==> flow/design.v <==
module tb_dp #(
    parameter BHT_ENTERIES    = 128,
    parameter BTB_ENTERIES    = 32,
    parameter INSTR_SIZE_BYTE = 4
) 
(
    clk,
    rst_n,
    in_fetch_pc,
    in_fetch_nop,
    in_exe_pc,
    in_exe_nop,
    in_exe_branch_taken,
    in_exe_branch_offset,
    out_pc_offset,
    out_fetch_branch_taken
);
input clk;
input rst_n;
input in_fetch_nop;
input [INSTR_SIZE_BYTE*8-1 :0] in_fetch_pc;
input in_exe_nop;
input [INSTR_SIZE_BYTE*8-1 :0] in_exe_pc;
input in_exe_branch_taken;
input [INSTR_SIZE_BYTE*8-1 :0] in_exe_branch_offset;
output [INSTR_SIZE_BYTE*8-1 :0] out_pc_offset;
output out_fetch_branch_taken;
reg [1:0] bht_entry [0:BHT_ENTERIES-1];
reg [INSTR_SIZE_BYTE*8-1 :0] btb_entry [0:BTB_ENTERIES-1];
reg [24:0] btb_tag [0:BTB_ENTERIES-1];
assign out_pc_offset = btb_entry[in_fetch_pc[6:2]];
assign out_fetch_branch_taken = bht_entry[in_fetch_pc[8:2]][1]&&(btb_tag[in_fetch_pc[6:2]]==in_fetch_pc[31:7]);
always@(posedge clk or negedge rst_n) begin
    if(rst_n) begin
        if(!in_exe_nop) begin
            if(in_exe_branch_taken) begin
                bht_entry[in_exe_pc[8:2]]  <= (bht_entry[in_exe_pc[8:2]]==2'b11) ? bht_entry[in_exe_pc[8:2]] : bht_entry[in_exe_pc[8:2]] + 1'b1   ;
                btb_entry[in_exe_pc[6:2]]  <=  in_exe_branch_offset;
                btb_tag[in_exe_pc[6:2]]    <=  in_exe_pc[31:7];
            end
            else if(!in_exe_branch_taken) begin
                bht_entry[in_exe_pc[8:2]]  <= (bht_entry[in_exe_pc[8:2]]==2'b00) ? bht_entry[in_exe_pc[8:2]] : bht_entry[in_exe_pc[8:2]] - 1'b1   ;
            end
        end
    end
    else if(!rst_n) begin
        bht_entry[0]  <=   0 ;bht_entry[1]  <=   0 ;bht_entry[2]  <=   0 ;bht_entry[3]  <=   0 ;bht_entry[4]  <=   0 ;bht_entry[5]  <=   0 ;bht_entry[6]  <=   0 ;bht_entry[7]  <=   0 ;bht_entry[8]  <=   0 ;bht_entry[9]  <=   0 ;
        bht_entry[10]  <=   0 ;bht_entry[11]  <=   0 ;bht_entry[12]  <=   0 ;bht_entry[13]  <=   0 ;bht_entry[14]  <=   0 ;bht_entry[15]  <=   0 ;bht_entry[16]  <=   0 ;bht_entry[17]  <=   0 ;bht_entry[18]  <=   0 ;bht_entry[19]  <=   0 ;
        bht_entry[20]  <=   0 ;bht_entry[21]  <=   0 ;bht_entry[22]  <=   0 ;bht_entry[23]  <=   0 ;bht_entry[24]  <=   0 ;bht_entry[25]  <=   0 ;bht_entry[26]  <=   0 ;bht_entry[27]  <=   0 ;bht_entry[28]  <=   0 ;bht_entry[29]  <=   0 ;
        bht_entry[30]  <=   0 ;bht_entry[31]  <=   0 ;bht_entry[32]  <=   0 ;bht_entry[33]  <=   0 ;bht_entry[34]  <=   0 ;bht_entry[35]  <=   0 ;bht_entry[36]  <=   0 ;bht_entry[37]  <=   0 ;bht_entry[38]  <=   0 ;bht_entry[39]  <=   0 ;
        bht_entry[40]  <=   0 ;bht_entry[41]  <=   0 ;bht_entry[42]  <=   0 ;bht_entry[43]  <=   0 ;bht_entry[44]  <=   0 ;bht_entry[45]  <=   0 ;bht_entry[46]  <=   0 ;bht_entry[47]  <=   0 ;bht_entry[48]  <=   0 ;bht_entry[49]  <=   0 ;
        bht_entry[50]  <=   0 ;bht_entry[51]  <=   0 ;bht_entry[52]  <=   0 ;bht_entry[53]  <=   0 ;bht_entry[54]  <=   0 ;bht_entry[55]  <=   0 ;bht_entry[56]  <=   0 ;bht_entry[57]  <=   0 ;bht_entry[58]  <=   0 ;bht_entry[59]  <=   0 ;
        bht_entry[60]  <=   0 ;bht_entry[61]  <=   0 ;bht_entry[62]  <=   0 ;bht_entry[63]  <=   0 ;bht_entry[64]  <=   0 ;bht_entry[65]  <=   0 ;bht_entry[66]  <=   0 ;bht_entry[67]  <=   0 ;bht_entry[68]  <=   0 ;bht_entry[69]  <=   0 ;
        bht_entry[70]  <=   0 ;bht_entry[71]  <=   0 ;bht_entry[72]  <=   0 ;bht_entry[73]  <=   0 ;bht_entry[74]  <=   0 ;bht_entry[75]  <=   0 ;bht_entry[76]  <=   0 ;bht_entry[77]  <=   0 ;bht_entry[78]  <=   0 ;bht_entry[79]  <=   0 ;
        bht_entry[80]  <=   0 ;bht_entry[81]  <=   0 ;bht_entry[82]  <=   0 ;bht_entry[83]  <=   0 ;bht_entry[84]  <=   0 ;bht_entry[85]  <=   0 ;bht_entry[86]  <=   0 ;bht_entry[87]  <=   0 ;bht_entry[88]  <=   0 ;bht_entry[89]  <=   0 ;
        bht_entry[90]  <=   0 ;bht_entry[91]  <=   0 ;bht_entry[92]  <=   0 ;bht_entry[93]  <=   0 ;bht_entry[94]  <=   0 ;bht_entry[95]  <=   0 ;bht_entry[96]  <=   0 ;bht_entry[97]  <=   0 ;bht_entry[98]  <=   0 ;bht_entry[99]  <=   0 ;
        bht_entry[100]  <=   0 ;bht_entry[101]  <=   0 ;bht_entry[102]  <=   0 ;bht_entry[103]  <=   0 ;bht_entry[104]  <=   0 ;bht_entry[105]  <=   0 ;bht_entry[106]  <=   0 ;bht_entry[107]  <=   0 ;bht_entry[108]  <=   0 ;bht_entry[109]  <=   0 ;
        bht_entry[110]  <=   0 ;bht_entry[111]  <=   0 ;bht_entry[112]  <=   0 ;bht_entry[113]  <=   0 ;bht_entry[114]  <=   0 ;bht_entry[115]  <=   0 ;bht_entry[116]  <=   0 ;bht_entry[117]  <=   0 ;bht_entry[118]  <=   0 ;bht_entry[119]  <=   0 ;
        bht_entry[120]  <=   0 ;bht_entry[121]  <=   0 ;bht_entry[122]  <=   0 ;bht_entry[123]  <=   0 ;bht_entry[124]  <=   0 ;bht_entry[125]  <=   0 ;bht_entry[126]  <=   0 ;bht_entry[127]  <=   0 ;
        btb_entry[0]  <=   0;
        btb_tag[0]    <=   0;
        btb_entry[1]  <=   0;
        btb_tag[1]    <=   0;
        btb_entry[2]  <=   0;
        btb_tag[2]    <=   0;
        btb_entry[3]  <=   0;
        btb_tag[3]    <=   0;
        btb_entry[4]  <=   0;
        btb_tag[4]    <=   0;
        btb_entry[5]  <=   0;
        btb_tag[5]    <=   0;
        btb_entry[6]  <=   0;
        btb_tag[6]    <=   0;
        btb_entry[7]  <=   0;
        btb_tag[7]    <=   0;
        btb_entry[8]  <=   0;
        btb_tag[8]    <=   0;
        btb_entry[9]  <=   0;
        btb_tag[9]    <=   0;
        btb_entry[10]  <=   0;
        btb_tag[10]    <=   0;
        btb_entry[11]  <=   0;
        btb_tag[11]    <=   0;
        btb_entry[12]  <=   0;
        btb_tag[12]    <=   0;
        btb_entry[13]  <=   0;
        btb_tag[13]    <=   0;
        btb_entry[14]  <=   0;
        btb_tag[14]    <=   0;
        btb_entry[15]  <=   0;
        btb_tag[15]    <=   0;
        btb_entry[16]  <=   0;
        btb_tag[16]    <=   0;
        btb_entry[17]  <=   0;
        btb_tag[17]    <=   0;
        btb_entry[18]  <=   0;
        btb_tag[18]    <=   0;
        btb_entry[19]  <=   0;
        btb_tag[19]    <=   0;
        btb_entry[20]  <=   0;
        btb_tag[20]    <=   0;
        btb_entry[21]  <=   0;
        btb_tag[21]    <=   0;
        btb_entry[22]  <=   0;
        btb_tag[22]    <=   0;
        btb_entry[23]  <=   0;
        btb_tag[23]    <=   0;
        btb_entry[24]  <=   0;
        btb_tag[24]    <=   0;
        btb_entry[25]  <=   0;
        btb_tag[25]    <=   0;
        btb_entry[26]  <=   0;
        btb_tag[26]    <=   0;
        btb_entry[27]  <=   0;
        btb_tag[27]    <=   0;
        btb_entry[28]  <=   0;
        btb_tag[28]    <=   0;
        btb_entry[29]  <=   0;
        btb_tag[29]    <=   0;
        btb_entry[30]  <=   0;
        btb_tag[30]    <=   0;
        btb_entry[31]  <=   0;
        btb_tag[31]    <=   0;
    end
end
endmodule
==> Step by step through the tools: tb_dp <==
What the tools print for tb_dp, step after step.
Line numbers count from 1 in the design file above.
Operators carry their Yosys type and port widths (W data, S select, Z words).
Library cell names are shortened.
{ "design": {"top_module": "tb_dp", "clock": "clk", "library": "sky130hd", "pvt_corner": "tt_025C_1v80"} }

==> Elaborated design <==
Counts by Yosys on the flattened word-level netlist (proc, flatten, opt, wreduce). Print and check cells are left out. Cells with the same type and inputs are merged into one.
{ "op_classes": {"n_mux": 395, "n_addsub": 2, "n_reduce_logical": 166, "equal": 318, "n_logic": 1, "n_mul": 0, "n_cmp": 0, "div": 0, "shifts": 0} }
{ "ops": {"columns": ["cell", "count"], "rows": [
  ["$pmux W32 S32", 1],
  ["$eq A7 B7 Y1 const B", 128],
  ["$pmux W25 S32", 1],
  ["$mux W2", 390],
  ["$pmux W2 S128", 2],
  ["$eq A7 B6 Y1 const B", 64],
  ["$reduce_and A2 Y1", 128],
  ["$pmux W2 S127", 1],
  ["$eq A7 B5 Y1 const B", 32],
  ["$eq A5 B5 Y1 const B", 32],
  ["$eq A7 B4 Y1 const B", 16],
  ["$reduce_and A3 Y1", 32],
  ["$eq A5 B4 Y1 const B", 16],
  ["$eq A7 B3 Y1 const B", 8],
  ["$eq A5 B3 Y1 const B", 8],
  ["$eq A7 B2 Y1 const B", 4],
  ["$eq A25 B25 Y1", 1],
  ["$eq A5 B2 Y1 const B", 4],
  ["$eq A7 B1 Y1 const B", 2],
  ["$logic_not A7 Y1", 2],
  ["$eq A5 B1 Y1 const B", 2],
  ["$logic_not A5 Y1", 2],
  ["$add A2 B1 Y2 const B", 1],
  ["$sub A2 B1 Y2 const B", 1],
  ["$eq A2 B2 Y1 const B", 1],
  ["$logic_not A2 Y1", 1],
  ["$logic_and A1 B1 Y1", 1],
  ["$not A1 Y1", 1]
]} }
{ "bits": {"ram_bits": 0, "input_bits": 101, "latchBits": 0, "rom_bits": 0, "n_memories": 0, "wordCells": 1074, "register_bits": 2080, "output_inout_bits": 33, "clocked_rd_ports_x_width": 0} }

==> Logic depth <==
Depth = most cells in a row (Yosys ltp): at word level without a register or memory, in the mapped netlist without a sequential cell, where the memories' decode and read muxes count.
{ "logic_depth": {"depth_word": 8, "ABC_AREA": 0, "mapped_depth": 15, "ltp_nobuf": 9} }

==> Mapped cells and area <==
The flow's flattened synthesis, as Yosys stat reports it; memories are mapped. The netlist is that of the ABC_AREA named above (0 if unset); the other value can give another one.
Totals and module areas in this step are rounded.
{ "mapped": {"synth_area_um2": 93100, "ffs": 2080, "seq_area_um2": 52000, "cell_count": 7590, "n_buf": 713} }
{ "by_type": {"columns": ["cell", "count", "area_total_um2"], "rows": [
  ["dfrtp_1", 2080, 5.2E+04],
  ["mux2_2", 1827, 2.06E+04],
  ["a22oi_1", 702, 5.27E+03],
  ["nand2_1", 669, 2.51E+03],
  ["o21ai_0", 310, 1.55E+03],
  ["clkbuf_1", 362, 1.36E+03],
  ["buf_1", 253, 949.661],
  ["nand3_1", 169, 845.811],
  ["and3_1", 126, 788.256],
  ["nand4_1", 103, 644.368],
  ["nor2_1", 144, 540.518],
  ["a21oi_1", 107, 535.514],
  ["mux2i_1", 44, 440.422],
  ["nor4_1", 68, 425.408],
  ["a2111oi_0", 43, 376.611],
  ["buf_2", 74, 370.355],
  ["a22o_1", 40, 350.336],
  ["a221oi_1", 37, 324.061]
]} }
Other cell types: 65; their cells: 432.

==> Timing after synthesis <==
Source: OpenSTA report_checks on the synthesized netlist (no wires, ideal clock, input and output delay 20% of the period each), path of least setup slack; recovery checks are left aside. Register names are those of the netlist, which keeps one name where synthesis merged equal registers.
{ "synth_timing": {"kind": "input-to-output", "from": "input port in_fetch_pc[4]", "to": "output port out_fetch_branch_taken", "out_delay_ns": 2.000, "setup_slack_ns": 3.296, "launch_ns": 2.000, "required_ns": 8.000, "input_delay_ns": 2.000, "path_buffers": 3, "path_stages": 11, "clock_period_ns": 10.0, "path_delay_ns": 2.704, "t_arrival_ns": 4.704, "period_less_setup_slack_ns": 6.704} }
"path_delay_ns" = arrival - input delay + setup time.
At an output port there is no setup time.
"path_stages": output pins that drive a net of the path, with the launching flip-flop's if there is one; two outputs of one cell count as two.
"period_less_setup_slack_ns" = period - worst setup slack (recovery checks aside). The figure is calculated, with input and output delays left at 20% of the set period.
The rows between start and end are the longest chain of elaborated cells between them; the timing report does not say that the signal goes this way. Where chains are equally long, one stands for them.
Each line given opens the expression or statement behind the cell; cells for indexed reads and writes are added by Yosys, which also makes memories of some case tables.
{ "synth_via": {"path_cell_list": "buf_6 -> or3b_2 -> nor2_1 -> clkbuf_1 -> clkbuf_1 -> a222oi_1 -> nand4_1 -> o22ai_1 -> xnor2_1 -> or4_1 -> nor4_1", "elab_chain_len": 4, "cone_cells": 164, "classes_between": "eq/ne: 159; mux: 2; reduce/logical: 3"} }
{ "synth_lines": {"columns": ["element", "line_no", "text"], "rows": [
  ["from (decl)", 21, "input [INSTR_SIZE_BYTE*8-1 :0] in_fetch_pc;"],
  ["$eq A5 B5 Y1", 32, "assign out_fetch_branch_taken = bht_entry[in_fetch_pc[8:2]][1]&&(btb_tag[in_fetch_pc[6:2]]==in_fetch_pc[31:7]) ..."],
  ["$pmux W25 S32", 32, null],
  ["$eq A25 B25 Y1", 32, null],
  ["$logic_and A1 B1 Y1", 32, null],
  ["to (decl)", 27, "output out_fetch_branch_taken;"]
]} }

==> Worst path after layout <==
From the final timing report of stored run 2: the path of least setup slack in the routed layout; clock arrival at registers is part of the times.
{ "layout_timing": {"kind": "input-to-output", "from": "input port in_fetch_pc[6]", "to": "output port out_fetch_branch_taken", "path_stages": 16, "t_arrival_ns": 6.96, "setup_slack_ns": -2.34, "clock_period_ns": 5.77, "out_delay_ns": 1.15, "launch_ns": 1.15, "path_buffers": 8, "required_ns": 4.62, "input_delay_ns": 1.15} }
The rows between start and end are the longest chain of elaborated cells between them; the timing report does not say that the signal goes this way. Where chains are equally long, one stands for them.
{ "layout_via": {"path_cell_list": "buf_12 -> buf_12 -> buf_4 -> buf_4 -> inv_1 -> buf_4 -> o21ai_0 -> a21oi_1 -> o41ai_2 -> buf_4 -> xor2_4 -> nand4_1 -> or4_4 -> nor4_4 -> buf_4 -> buf_6", "elab_chain_len": 4, "cone_cells": 164, "classes_between": "eq/ne: 159; mux: 2; reduce/logical: 3"} }
{ "layout_lines": {"columns": ["element", "line_no", "text"], "rows": [
  ["from (decl)", 21, "input [INSTR_SIZE_BYTE*8-1 :0] in_fetch_pc;"],
  ["$eq A5 B5 Y1", 32, "assign out_fetch_branch_taken = bht_entry[in_fetch_pc[8:2]][1]&&(btb_tag[in_fetch_pc[6:2]]==in_fetch_pc[31:7]) ..."],
  ["$pmux W25 S32", 32, null],
  ["$eq A25 B25 Y1", 32, null],
  ["$logic_and A1 B1 Y1", 32, null],
  ["to (decl)", 27, "output out_fetch_branch_taken;"]
]} }

Measured data: module tb_dp, platform sky130hd, 2 stored runs of the flow under differing settings, order arbitrary. Input and output delays are each 20% of the period that was set; the output load is 0.01 pF.
"period_reached_ns" is the run's clock period less its worst setup slack. It is reckoned from that one timing run; input and output delays stay at 20% of the period that was set.
"worst_setup_path_time_ns" = time allowed to the worst setup path (clock period - input delay - output delay, where it has them) - its slack; a late launch clock adds to it, a late capture clock takes from it.
"total_power_w": no workload was simulated; the value follows from the tool's default switching activity.
Measured values are rounded.
[
  {
    "run": "stored run 1",
    "settings": { "ABC_AREA": 0, "CELL_PAD_IN_SITES_DETAIL_PLACEMENT": 2, "CELL_PAD_IN_SITES_GLOBAL_PLACEMENT": 1, "CORE_ASPECT_RATIO": 1.46, "CORE_UTILIZATION": 52, "CTS_CLUSTER_SIZE": 81, "GPL_ROUTABILITY_DRIVEN": 0, "GPL_TIMING_DRIVEN": 1, "MAX_ROUTING_LAYER": "met4", "PLACE_DENSITY_LB_ADDON": 0.06, "SETUP_SLACK_MARGIN": 2.79, "period_ns": 11.5, "CAP_MARGIN": 20, "CORE_MARGIN": 2, "SLEW_MARGIN": 20 },
    "outcome": "no results, routing failed with ODB-0269"
  },
  {
    "run": "stored run 2",
    "settings": { "CELL_PAD_IN_SITES_DETAIL_PLACEMENT": 2, "CORE_UTILIZATION": 30, "CTS_CLUSTER_DIAMETER": 304, "SETUP_SLACK_MARGIN": 0.5, "period_ns": 5.77, "CAP_MARGIN": 20, "CORE_MARGIN": 2, "SLEW_MARGIN": 20 },
    "results": { "total_negative_slack_ns": -2.77, "die_footprint_um2": 315000, "yosys.chip_area_um2": 93100, "stdcell_area_um2": 115000, "worst_setup_path_time_ns": 5.81, "critical_path_type": "input-to-output", "worst_setup_slack_ns": -2.34, "period_reached_ns": 8.115, "total_power_w": 0.0408 }
  }
]
